==> flow/design.v <==
module alu #(
   parameter N_BITS = 32,
   parameter N_OPCODE = 6
)
(  input [N_BITS-1:0]   i_datoA,
   input [N_BITS-1:0]   i_datoB,
   input [N_OPCODE-1:0] i_opcode,
   output reg  [N_BITS-1:0] o_aluResult,
   output                   o_cero
);
   always @(*) begin
      case(i_opcode)
         6'b000000:  o_aluResult = i_datoA & i_datoB;
         6'b000001:   o_aluResult = i_datoA | i_datoB;
         6'b000010:  o_aluResult = i_datoA + i_datoB;
         6'b000011: o_aluResult = $unsigned(i_datoA) + $unsigned(i_datoB);
         6'b000100:  o_aluResult = ~(i_datoA | i_datoB);
         6'b000101:  begin
                o_aluResult = i_datoA ^ i_datoB; 
                end
         6'b000110:  o_aluResult = i_datoA << i_datoB;
         6'b000111:  o_aluResult = i_datoA >> i_datoB;
         6'b001000:  o_aluResult = i_datoA >>> i_datoB;
         6'b001001: o_aluResult = i_datoB << i_datoA;
         6'b001010: o_aluResult = i_datoB >> i_datoA;
         6'b001011: o_aluResult = i_datoB >>> i_datoA;
         6'b001100: o_aluResult = $unsigned(i_datoA) - $unsigned(i_datoB);
         6'b001101:  o_aluResult = i_datoA - i_datoB;
         6'b001110:  o_aluResult = i_datoA < i_datoB;
         6'b001111:  o_aluResult = i_datoB << 16;
         6'b010000:   o_aluResult = (i_datoA + i_datoB) & 32'h000000ff;
         6'b010001:   o_aluResult = (i_datoA + i_datoB) & 32'h0000ffff;
         6'b010010:  o_aluResult = ($unsigned(i_datoA) + $unsigned(i_datoB)) & 32'h000000ff;
         6'b010011:  o_aluResult = ($unsigned(i_datoA) + $unsigned(i_datoB)) & 32'h0000ffff;
         default: o_aluResult = {N_BITS{1'b0}}; 
      endcase
   end 
   assign o_cero = (o_aluResult == 0);
endmodule
`timescale 1ns / 1ps
module aluControl#(
      parameter N_OPCODE  = 6,
      parameter N_ALUOP = 2
)
(  input  [N_OPCODE-1:0]  i_funct,  
   input  [N_OPCODE-1:0]  i_op,     
   input  [N_ALUOP-1:0] i_aluOp,  
   output reg [N_OPCODE-1:0] o_opcodeAlu
);
   always@(*) begin
      case(i_aluOp)
      2'b00:  
      begin
         case(i_op)  
            6'b100000: o_opcodeAlu = 6'b010000;  
            6'b100001: o_opcodeAlu = 6'b010001;  
            6'b100011: o_opcodeAlu = 6'b010001;  
            6'b100100: o_opcodeAlu = 6'b010010;  
            6'b100101: o_opcodeAlu = 6'b010011;  
            6'b100111: o_opcodeAlu = 6'b000011;  
            6'b101000: o_opcodeAlu = 6'b0;  
            6'b101001: o_opcodeAlu = 6'b0;  
            6'b101011: o_opcodeAlu = 6'b0;  
            default: o_opcodeAlu = {N_OPCODE{1'b1}};   
         endcase
      end
      2'b01:  
      begin
         case(i_op)
            6'b000100,
            6'b000101: o_opcodeAlu = {N_OPCODE{1'b1}};  
            default: o_opcodeAlu = {N_OPCODE{1'b1}};
         endcase
      end
      2'b10:  
      begin
         case(i_funct)  
            6'b100100: o_opcodeAlu = 6'b000000;  
            6'b100101: o_opcodeAlu = 6'b000001;  
            6'b100001: o_opcodeAlu = 6'b000011;  
            6'b100111: o_opcodeAlu = 6'b000100;  
            6'b100110: o_opcodeAlu = 6'b000101;  
            6'b000000: o_opcodeAlu = 6'b000010;  
            6'b000011: o_opcodeAlu = 6'b001000;  
            6'b000100: o_opcodeAlu = 6'b001001;  
            6'b000110: o_opcodeAlu = 6'b001010;  
            6'b000111: o_opcodeAlu = 6'b001010;  
            6'b100011: o_opcodeAlu = 6'b001100;  
            6'b100010: o_opcodeAlu = 6'b001101;  
            6'b101010: o_opcodeAlu = 6'b001110;  
            6'b001000: o_opcodeAlu = {N_OPCODE{1'b1}};  
            6'b001001: o_opcodeAlu = {N_OPCODE{1'b1}};  
            default: o_opcodeAlu = {N_OPCODE{1'b1}};  
         endcase
      end
      2'b11:  
      begin
         case(i_op)  
            6'b001111: o_opcodeAlu = 6'b001111;  
            6'b001000: o_opcodeAlu = 6'b000010;  
            6'b001100: o_opcodeAlu = 6'b000000;  
            6'b001101: o_opcodeAlu = 6'b000001;  
            6'b001110: o_opcodeAlu = 6'b000101;  
            6'b001010: o_opcodeAlu = 6'b001110;  
            default: o_opcodeAlu = {N_OPCODE{1'b1}};  
         endcase
      end
      default: o_opcodeAlu = {N_OPCODE{1'b1}};  
      endcase
   end  
endmodule
`timescale 1ns / 1ps
module fowarding_unit #(
   parameter N_BITS_REG = 6
)
(   
   input  [N_BITS_REG-1:0] i_rt_id,
   input  [N_BITS_REG-1:0] i_rs_id,
   input  [N_BITS_REG-1:0] i_rd_EX_MEM,
   input  i_regWrite_EX_MEM,
   input  [N_BITS_REG-1:0] i_rd_MEM_WB, 
   input  i_regWrite_MEM_WB,
   output reg [1:0] o_forwardA,
   output reg [1:0] o_forwardB
);
   reg [2:0] temp1_EX;   
   reg [2:0] temp2_EX;   
   reg [3:0] temp1_MEM;  
   reg [3:0] temp2_MEM;  
   always @(*) begin 
      o_forwardA = 2'b00;
      o_forwardB = 2'b00;
      temp1_EX = {i_regWrite_EX_MEM, 
                     (i_rd_EX_MEM != 0), 
                     (i_rd_EX_MEM == i_rs_id)};
      temp2_EX = {i_regWrite_EX_MEM, 
                     (i_rd_EX_MEM != 0), 
                     (i_rd_EX_MEM == i_rt_id)};
      if(temp1_EX == 3'b111)
         o_forwardA = 2'b10;  
      if(temp2_EX == 3'b111)
         o_forwardB = 2'b10;  
      temp1_MEM = {i_regWrite_MEM_WB, 
                     (i_rd_MEM_WB != 0),
                  ~(i_regWrite_EX_MEM && (i_rd_EX_MEM != 0) && (i_rd_EX_MEM == i_rs_id)), 
                     (i_rd_MEM_WB == i_rs_id)};
      temp2_MEM = {i_regWrite_MEM_WB, 
                     (i_rd_MEM_WB != 0),
                  ~(i_regWrite_EX_MEM && (i_rd_EX_MEM != 0) && (i_rd_EX_MEM == i_rt_id)), 
                     (i_rd_MEM_WB == i_rt_id)};
      if(temp1_MEM == 4'b1111)
         o_forwardA = 2'b01;  
      if(temp2_MEM == 4'b1111)
         o_forwardB = 2'b01;  
   end 
endmodule
`timescale 1ns / 1ps
module IExecute #(
   parameter N_BITS = 32,
   parameter N_BITS_REG = 5,
   parameter N_OPCODE = 6
)
(  input i_clk, i_reset,
   input  i_exec_mode,
   input  i_step,
   input [1:0] i_aluOP,  
   input i_aluSrc,
   input [N_BITS-1:0] i_datoLeido1,  
   input [N_BITS-1:0] i_datoLeido2,
   input [N_BITS-1:0] i_datoExtSigno,
   input [N_BITS-1:0] i_instruccion,  
   input [N_BITS_REG-1:0] i_rt_id,  
   input [N_BITS_REG-1:0] i_rd_id,  
   input [N_BITS_REG-1:0] i_rt_OR_rd,  
   input [N_BITS_REG-1:0] i_rd_EX_MEM,  
   input [N_BITS_REG-1:0] i_rd_MEM_WB,  
   input [N_BITS_REG-1:0] i_rs_id,      
   input [N_BITS-1:0] i_wbData,
   input [N_BITS-1:0] i_memData,
   input i_memToReg,
   input i_regWrite_EX_MEM,
   input i_regWrite_MEM_WB,
   input [1:0] i_branch,
   input i_memWrite,
   input [1:0]i_memRead,
   input i_regWrite,
   input i_halt,
   output reg [N_BITS-1:0] o_instruccion,
   output reg  o_ceroSignal,
   output reg  [N_BITS-1:0] o_aluResult,
   output reg [N_BITS-1:0] o_datoLeido2,
   output reg [N_BITS_REG-1:0] o_rd_data,  
   output reg [N_BITS_REG-1:0] o_rt_OR_rd,
   output reg o_memToReg,
   output reg [1:0] o_branch,
   output reg o_memWrite,
   output reg o_memRead,
   output reg o_regWrite,
   output reg o_halt
);
   wire  [N_BITS-1:0] w_aluResult;
   wire  w_ceroSignal;
   wire [1:0] w_forwardA;
   wire [1:0] w_forwardB;
   reg [N_BITS-1:0] dato1ALU;  
   reg [N_BITS-1:0] dato2ALU;  
   reg [N_BITS-1:0] dato2_preALU;  
   wire [N_OPCODE-1:0] aluOpcode;  
   reg memToReg;
   reg regWrite_EX_MEM;
   reg regWrite_MEM_WB;
   reg branch;
   reg memWrite;
   reg memRead;
   always @(*)begin  
      case(w_forwardA)
         2'b00: dato1ALU = i_datoLeido1; 
         2'b01: dato1ALU = i_wbData;
         2'b10: dato1ALU = i_memData;
         default: dato1ALU = 32'h00000000;
      endcase
   end 
   always @(*)begin  
      case(w_forwardB)
         2'b00: dato2_preALU = i_datoLeido2; 
         2'b01: dato2_preALU = i_wbData;
         2'b10: dato2_preALU = i_memData;
         default: dato2_preALU = 32'h00000000;
      endcase
   end 
   always @(*)begin  
      case(i_aluSrc)
         1'b0: dato2ALU = dato2_preALU;
         1'b1: dato2ALU = i_datoExtSigno;
         default: dato2ALU = 32'h00000000;
      endcase
   end 
   always@(posedge i_clk) begin: EX_MEM
      if(i_reset) begin
         o_memToReg <= 1'b0;
         o_branch   <= 1'b0;
         o_memWrite <= 1'b0;
         o_memRead  <= 1'b0;
         o_aluResult <= 32'h00000000;
         o_ceroSignal <= 1'b0;
         o_datoLeido2 <= 32'h00000000;
         o_rd_data <= 6'b000000;
         o_rt_OR_rd <= 6'b000000;
         o_regWrite  <= 1'b0;
      end 
      else begin
         if((i_exec_mode == 1'b0 || (i_exec_mode && i_step)))
         begin
            o_instruccion <= i_instruccion;
            o_memToReg <= i_memToReg;
            o_branch   <= i_branch;
            o_memWrite <= i_memWrite;
            o_memRead  <= i_memRead;
            o_aluResult <= w_aluResult;
            o_ceroSignal <= w_ceroSignal;
            o_datoLeido2 <= dato2_preALU; 
            o_rd_data <= i_rd_id; 
            o_rt_OR_rd <= i_rt_OR_rd; 
            o_regWrite  <= i_regWrite;
            o_halt      <= i_halt;
         end
      end 
   end 
   aluControl
   u_aluBlock (
      .i_aluOp(i_aluOP),   
      .i_funct(i_instruccion[5:0]),  
      .i_op(i_instruccion[31:26]),  
      .o_opcodeAlu(aluOpcode)  
   );
   alu
   u_alu_1(
      .i_datoA(dato1ALU),
      .i_datoB(dato2ALU),
      .i_opcode(aluOpcode),
      .o_aluResult(w_aluResult),
      .o_cero(w_ceroSignal)
   );
   fowarding_unit
   u_corto (
      .i_rt_id(i_rt_id),
      .i_rs_id(i_rs_id),
      .i_rd_EX_MEM(i_rd_EX_MEM),
      .i_regWrite_EX_MEM(i_regWrite_EX_MEM),
      .i_rd_MEM_WB(i_rd_MEM_WB),
      .i_regWrite_MEM_WB(i_regWrite_MEM_WB),
      .o_forwardA(w_forwardA),
      .o_forwardB(w_forwardB)
   );
endmodule
======== Tool chain data of IExecute ========
Module IExecute before and after one edit of its RTL, step after step.
"before" refers to lines of the RTL above, "after" to lines of the edited file.
"change" is "after" less "before", of the values as shown; "relative change" is that difference over "before", in percent.
Library cell names are shortened.
A cell with - has no value.
set-up
  top module .............................. IExecute
  clock port .............................. i_clk
  library ................................. sky130hd
  library corner .......................... tt_025C_1v80

======== Diff ========
Unified diff, file above to edited file.
The edit is scripted: it alters the design's behaviour and was not made to optimise anything.
begin of diff
@@ -136,5 +136,5 @@
       temp2_EX = {i_regWrite_EX_MEM, 
                      (i_rd_EX_MEM != 0), 
-                     (i_rd_EX_MEM == i_rt_id)};
+                     (i_rd_EX_MEM != i_rt_id)};
       if(temp1_EX == 3'b111)
          o_forwardA = 2'b10;  
end of diff

======== Word level ========
Counts by Yosys on the flattened word-level netlist (proc, flatten, opt, wreduce; memories kept). Register bits leave out memories and registers merged into their read ports (data or address). Print and check cells are left out. Cells with the same type and inputs are merged into one.
Yosys's memory passes give these memory sizes; they may raise the number of words (mostly to a power of two), join words into wider ones and drop unused or constant bits.
storage and ports
  what                         before  after  change  relative change (%)
  flip-flop bits (word level)  114     114    0       0.00
  bits in read-only memories   384     384    0       0.00
  memories                     1       1      0       0.00
  output and inout port bits   114     114    0       0.00
  word-level cells             110     111    +1      +0.91
memory list
  what                                     before      after
  words x width with read and write ports  64x6 r1 w0  64x6 r1 w0
cells by class
  what                              before  after  change  relative change (%)
  add/subtract/negate cells         2       2      0       0.00
  magnitude comparators             1       1      0       0.00
  eq/ne operators                   49      50     +1      +2.04
  shift-type cells                  6       6      0       0.00
  multiplexer cells                 11      11     0       0.00
  bitwise gates (word level)        9       9      0       0.00
  reductions and logical operators  19      19     0       0.00
operators by type and width
  operator       before  after  change
  != test 5 bit  0       1      +1
Unchanged operator kinds not shown: 37.

======== Depth ========
Longest topological path by Yosys (ltp), each cell counted once; first at word level (registers and memories cut), then after technology mapping (sequential cells cut; the memories' decode and read muxes count).
depth
  what                           before  after  change  relative change (%)
  depth after elaboration        13      13     0       0.00
  ABC_AREA                       0       0      -       -
  gate-level depth with buffers  30      28     -2      -6.67
  gate-level depth less buffers  25      23     -2      -8.00

======== Synthesis result ========
Source: synth_stat.txt of the flow (Yosys; design flattened, memories mapped). It holds for the ABC_AREA given above (unset counts as 0); a run with the other value may have another netlist.
cells by type
  type      before  after  change  relative change (%)
  nand3_1   186     86     -100    -53.76
  a211oi_1  128     35     -93     -72.66
  mux2i_1   56      144    +88     +157.14
  nand2_1   217     294    +77     +35.48
  o21ai_0   209     136    -73     -34.93
  nor3_1    210     143    -67     -31.90
  clkbuf_1  152     93     -59     -38.82
  a311oi_1  66      7      -59     -89.39
  a21oi_1   240     208    -32     -13.33
  buf_4     4       25     +21     +525.00
  a21o_1    15      35     +20     +133.33
  or3_1     15      35     +20     +133.33
  or2_2     5       22     +17     +340.00
  and2_1    25      9      -16     -64.00
  inv_1     97      112    +15     +15.46
  o32ai_1   6       21     +15     +250.00
  a31o_2    21      7      -14     -66.67
  nor2_1    293     306    +13     +4.44
Unchanged cell types not shown: 13.
The list need not be complete.
synthesis totals
  what                       before    after     change  relative change (%)
  mapped cells               2,953     2,850     -103    -3.49
  chip area (Yosys) (sq um)  19,846.5  19,955.4  +108.9  +0.55
  mapped flip-flops          114       114       0       0.00
  buffers                    251       205       -46     -18.33
The figures by module come from a second, unflattened synthesis with its own total; it is not the netlist above.
unflattened totals
  what                                             before    after     change  relative change (%)
  cell total of the unflattened synthesis          2,817     2,820     +3      +0.11
  area total of the unflattened synthesis (sq um)  20,363.3  20,382.0  +18.7   +0.09
Each row is one instance without its submodules.
by module, before
  module          instances  cells  area (sq um)  seq. area (sq um)
  alu             1          2,068  13,817.0      0.0
  IExecute        1          642    5,749.3       2,612.5
  aluControl      1          70     466.7         0.0
  fowarding_unit  1          37     330.3         0.0
by module, after
  module          instances  cells  area (sq um)  seq. area (sq um)
  alu             1          2,068  13,817.0      0.0
  IExecute        1          642    5,749.3       2,612.5
  aluControl      1          70     466.7         0.0
  fowarding_unit  1          40     349.1         0.0

======== Worst setup path after synthesis ========
Path of least setup slack by OpenSTA after synthesis, without wires, with an ideal clock, recovery checks aside; 20% of the period is set as input and as output delay. Where synthesis merged equal registers, the netlist keeps one of their names.
path post-synthesis
  what                                 before             after              change  relative change (%)
  path kind                            input to register  input to register  -       -
  start                                in i_rs_id[4]      in i_rd_EX_MEM[2]  -       -
  end                                  reg o_ceroSignal   reg o_ceroSignal   -       -
  period (ns)                          12.0               12.0               0.0     0.00
  library setup time (ns)              0.092              0.059              -0.033  -
  time at the first pin (ns)           2.400              2.400              0.000   0.00
  arrival time (ns)                    8.756              7.997              -0.759  -8.67
  required time (ns)                   11.908             11.941             +0.033  +0.28
  path slack (ns)                      3.151              3.943              +0.792  -
  path delay (ns)                      6.448              5.656              -0.792  -12.28
  stages                               27                 26                 -1      -3.70
  buffers on the path                  6                  4                  -2      -33.33
  period reached after synthesis (ns)  8.849              8.057              -0.792  -8.95
"path delay" = arrival - input delay + setup time.
"stages": output pins that drive a net of the path, with the launching flip-flop's if there is one; two outputs of one cell count as two.
"period reached after synthesis" is the clock period less the worst setup slack; recovery checks do not enter. This is arithmetic on one report: input and output delays are still those of the set period (20% each).
Between the ends stands the longest chain of elaborated cells between them, by number of cells; it is not shown to be the way that was timed. Of several equally long chains one is given.
Each line given opens the expression or statement behind the cell; cells for indexed reads and writes are added by Yosys, which also makes memories of some case tables.
between the ends, post-synthesis, before
  path through ............................ xor2_1 or4b_1 clkbuf_1 nor2_2 mux2i_1 o21ai_1 clkbuf_1 clkbuf_1 buf_1 clkbuf_1 ha_1 clkbuf_1 nor2b_1 o21ai_0 a21boi_0 o21a_1 a41oi_1 o311a_1 o41ai_1 a221oi_1 o31ai_1 a21oi_1 a2111oi_0 nand4_1 nor4_1 nand4_1 o32ai_1
  length of the longest elaborated chain .. 11
RTL lines, path post-synthesis, before
  what                                 RTL line  source
  start: declaration                   177       input [N_BITS_REG-1:0] i_rs_id,
  equality test 5 bit                  145       ~(i_regWrite_EX_MEM && (i_rd_EX_MEM != 0) && (i_rd_EX_MEM == i_rs_id)),
  logical AND 1 bit                    145
  inverter 1 bit                       145
  equality test 4 bit                  151       if(temp1_MEM == 4'b1111)
  two-way mux 2 bit                    151
  equality test 2 bit                  216       case(w_forwardA)
  parallel mux 32 bit (select 3 bit)   216
  OR 32 bit                            17        6'b000100:  o_aluResult = ~(i_datoA | i_datoB);
  inverter 32 bit                      17
  parallel mux 32 bit (select 16 bit)  12        case(i_opcode)
  zero test 32 bit                     38        assign o_cero = (o_aluResult == 0);
  end: assignment                      245       o_ceroSignal <= 1'b0;
  end: assignment                      260       o_ceroSignal <= w_ceroSignal;
  end: declaration                     189       output reg  o_ceroSignal,
between the ends, post-synthesis, after
  path through ............................ or4_4 o211ai_4 nor2_2 o31ai_4 inv_2 buf_6 buf_2 buf_2 buf_2 ha_1 fa_1 nor2b_1 o21a_1 o221ai_1 a21oi_1 a31oi_1 o21ai_0 a21oi_1 o211ai_1 a211o_1 a32oi_1 o2111ai_1 nor4_1 nand4_1 nor4_1 a41o_1
  length of the longest elaborated chain .. 13
RTL lines, path post-synthesis, after
  what                                 RTL line  source
  start: declaration                   175       input [N_BITS_REG-1:0] i_rd_EX_MEM,
  nonzero test 6 bit                   149       ~(i_regWrite_EX_MEM && (i_rd_EX_MEM != 0) && (i_rd_EX_MEM == i_rt_id)),
  logical AND 1 bit x2                 149
  inverter 1 bit                       149
  equality test 4 bit                  153       if(temp2_MEM == 4'b1111)
  two-way mux 2 bit                    153
  equality test 2 bit                  224       case(w_forwardB)
  parallel mux 32 bit (select 3 bit)   224
  parallel mux 32 bit (select 2 bit)   232       case(i_aluSrc)
  OR 32 bit                            17        6'b000100:  o_aluResult = ~(i_datoA | i_datoB);
  inverter 32 bit                      17
  parallel mux 32 bit (select 16 bit)  12        case(i_opcode)
  zero test 32 bit                     38        assign o_cero = (o_aluResult == 0);
  end: assignment                      245       o_ceroSignal <= 1'b0;
  end: assignment                      260       o_ceroSignal <= w_ceroSignal;
  end: declaration                     189       output reg  o_ceroSignal,

======== Timing after layout ========
From the final timing report of the runs of set A: the path of least setup slack in the routed layout; clock arrival at registers is part of the times.
path after layout
  what                        before             after              change  relative change (%)
  path kind                   input to register  input to register  -       -
  start                       in i_rd_EX_MEM[2]  in i_rd_EX_MEM[4]  -       -
  end                         reg o_ceroSignal   reg o_ceroSignal   -       -
  period (ns)                 10.8               10.8               0.0     0.00
  library setup time (ns)     0.09               0.10               +0.01   -
  time at the first pin (ns)  2.16               2.16               0.00    0.00
  arrival time (ns)           10.56              10.30              -0.26   -2.46
  required time (ns)          11.22              11.11              -0.11   -0.98
  path slack (ns)             0.67               0.82               +0.15   -
  stages                      25                 21                 -4      -16.00
  buffers on the path         4                  2                  -2      -50.00
Between the ends stands the longest chain of elaborated cells between them, by number of cells; it is not shown to be the way that was timed. Of several equally long chains one is given.
between the ends, after layout, before
  path through ............................ clkdlybuf4s50_1 or4_4 o211ai_4 or2_2 buf_4 a311oi_1 a21oi_2 ha_1 o21ai_0 a21boi_0 o21a_1 a41oi_1 o311a_1 o41ai_1 a221oi_1 o31ai_1 o22a_1 a21oi_1 nor4_1 buf_4 nand2_1 nor4_1 buf_4 nand4_1 o32ai_1
  length of the longest elaborated chain .. 13
RTL lines, path after layout, before
  what                                 RTL line  source
  start: declaration                   175       input [N_BITS_REG-1:0] i_rd_EX_MEM,
  nonzero test 6 bit                   149       ~(i_regWrite_EX_MEM && (i_rd_EX_MEM != 0) && (i_rd_EX_MEM == i_rt_id)),
  logical AND 1 bit x2                 149
  inverter 1 bit                       149
  equality test 4 bit                  153       if(temp2_MEM == 4'b1111)
  two-way mux 2 bit                    153
  equality test 2 bit                  224       case(w_forwardB)
  parallel mux 32 bit (select 3 bit)   224
  parallel mux 32 bit (select 2 bit)   232       case(i_aluSrc)
  OR 32 bit                            17        6'b000100:  o_aluResult = ~(i_datoA | i_datoB);
  inverter 32 bit                      17
  parallel mux 32 bit (select 16 bit)  12        case(i_opcode)
  zero test 32 bit                     38        assign o_cero = (o_aluResult == 0);
  end: assignment                      245       o_ceroSignal <= 1'b0;
  end: assignment                      260       o_ceroSignal <= w_ceroSignal;
  end: declaration                     189       output reg  o_ceroSignal,
between the ends, after layout, after
  path through ............................ clkdlybuf4s50_1 or4_4 o21a_1 nor3_4 buf_4 nor3_1 nor3_2 a21boi_1 ha_1 or2_2 or3_1 o211ai_1 a21oi_1 o41ai_1 a21oi_1 o21bai_1 a221oi_1 a21oi_1 nor4_1 and4_1 a41o_1
  length of the longest elaborated chain .. 13
RTL lines, path after layout, after
  what                                 RTL line  source
  start: declaration                   175       input [N_BITS_REG-1:0] i_rd_EX_MEM,
  nonzero test 6 bit                   149       ~(i_regWrite_EX_MEM && (i_rd_EX_MEM != 0) && (i_rd_EX_MEM == i_rt_id)),
  logical AND 1 bit x2                 149
  inverter 1 bit                       149
  equality test 4 bit                  153       if(temp2_MEM == 4'b1111)
  two-way mux 2 bit                    153
  equality test 2 bit                  224       case(w_forwardB)
  parallel mux 32 bit (select 3 bit)   224
  parallel mux 32 bit (select 2 bit)   232       case(i_aluSrc)
  OR 32 bit                            17        6'b000100:  o_aluResult = ~(i_datoA | i_datoB);
  inverter 32 bit                      17
  parallel mux 32 bit (select 16 bit)  12        case(i_opcode)
  zero test 32 bit                     38        assign o_cero = (o_aluResult == 0);
  end: assignment                      245       o_ceroSignal <= 1'b0;
  end: assignment                      260       o_ceroSignal <= w_ceroSignal;
  end: declaration                     189       output reg  o_ceroSignal,

======== Flow runs ========
Both versions went through the flow (Yosys, OpenROAD) with the same settings in each pair. Constraints: input delay and output delay 20% of the set period each, output load 0.01 pF.
settings, set A
  CORE_UTILIZATION ........................ 40
  period_ns ............................... 10.8
  CAP_MARGIN .............................. 20
  CORE_MARGIN ............................. 2
  SLEW_MARGIN ............................. 20
results, set A
  what                                            before    after     change  relative change (%)
  chip area after synthesis (Yosys) (sq um)       19,846.5  19,955.4  +108.9  +0.55
  die footprint (sq um)                           51,413.3  51,690.3  +277.0  +0.54
  standard-cell area of the final layout (sq um)  25,254.2  24,930.2  -324.0  -1.28
  utilization after layout                        0.516     0.508     -0.008  -
  setup slack of the critical path (ns)           0.668     0.817     +0.149  -
  setup TNS (ns)                                  0.000     0.000     0.000   -
  worst hold slack (ns)                           0.458     0.452     -0.006  -
  total power after layout (µW)                   2,641     2,649     +8      +0.30
  clock period reached (ns)                       10.132    9.983     -0.149  -1.47
settings, set B
  CAP_MARGIN .............................. 25
  CELL_PAD_IN_SITES_DETAIL_PLACEMENT ...... 1
  CORE_UTILIZATION ........................ 31
  CTS_CLUSTER_DIAMETER .................... 39
  MAX_ROUTING_LAYER ....................... met5
  SETUP_SLACK_MARGIN ...................... -1.22
  period_ns ............................... 15.5
  CORE_MARGIN ............................. 2
  SLEW_MARGIN ............................. 20
results, set B
  what                                            before    after     change  relative change (%)
  chip area after synthesis (Yosys) (sq um)       19,846.5  19,955.4  +108.9  +0.55
  die footprint (sq um)                           66,061.9  66,417.0  +355.1  +0.54
  standard-cell area of the final layout (sq um)  25,331.8  24,960.2  -371.6  -1.47
  utilization after layout                        0.401     0.39      -0.011  -
  setup slack of the critical path (ns)           3.585     3.680     +0.095  -
  setup TNS (ns)                                  0.000     0.000     0.000   -
  worst hold slack (ns)                           0.455     0.451     -0.004  -
  total power after layout (µW)                   1,874     1,820     -54     -2.88
  clock period reached (ns)                       11.915    11.820    -0.095  -0.80
"clock period reached" means the clock period less the worst setup slack. The figure is calculated, with input and output delays left at 20% of the set period.
"total power after layout" rests on the timing tool's default activity at the inputs, not on a simulated workload.
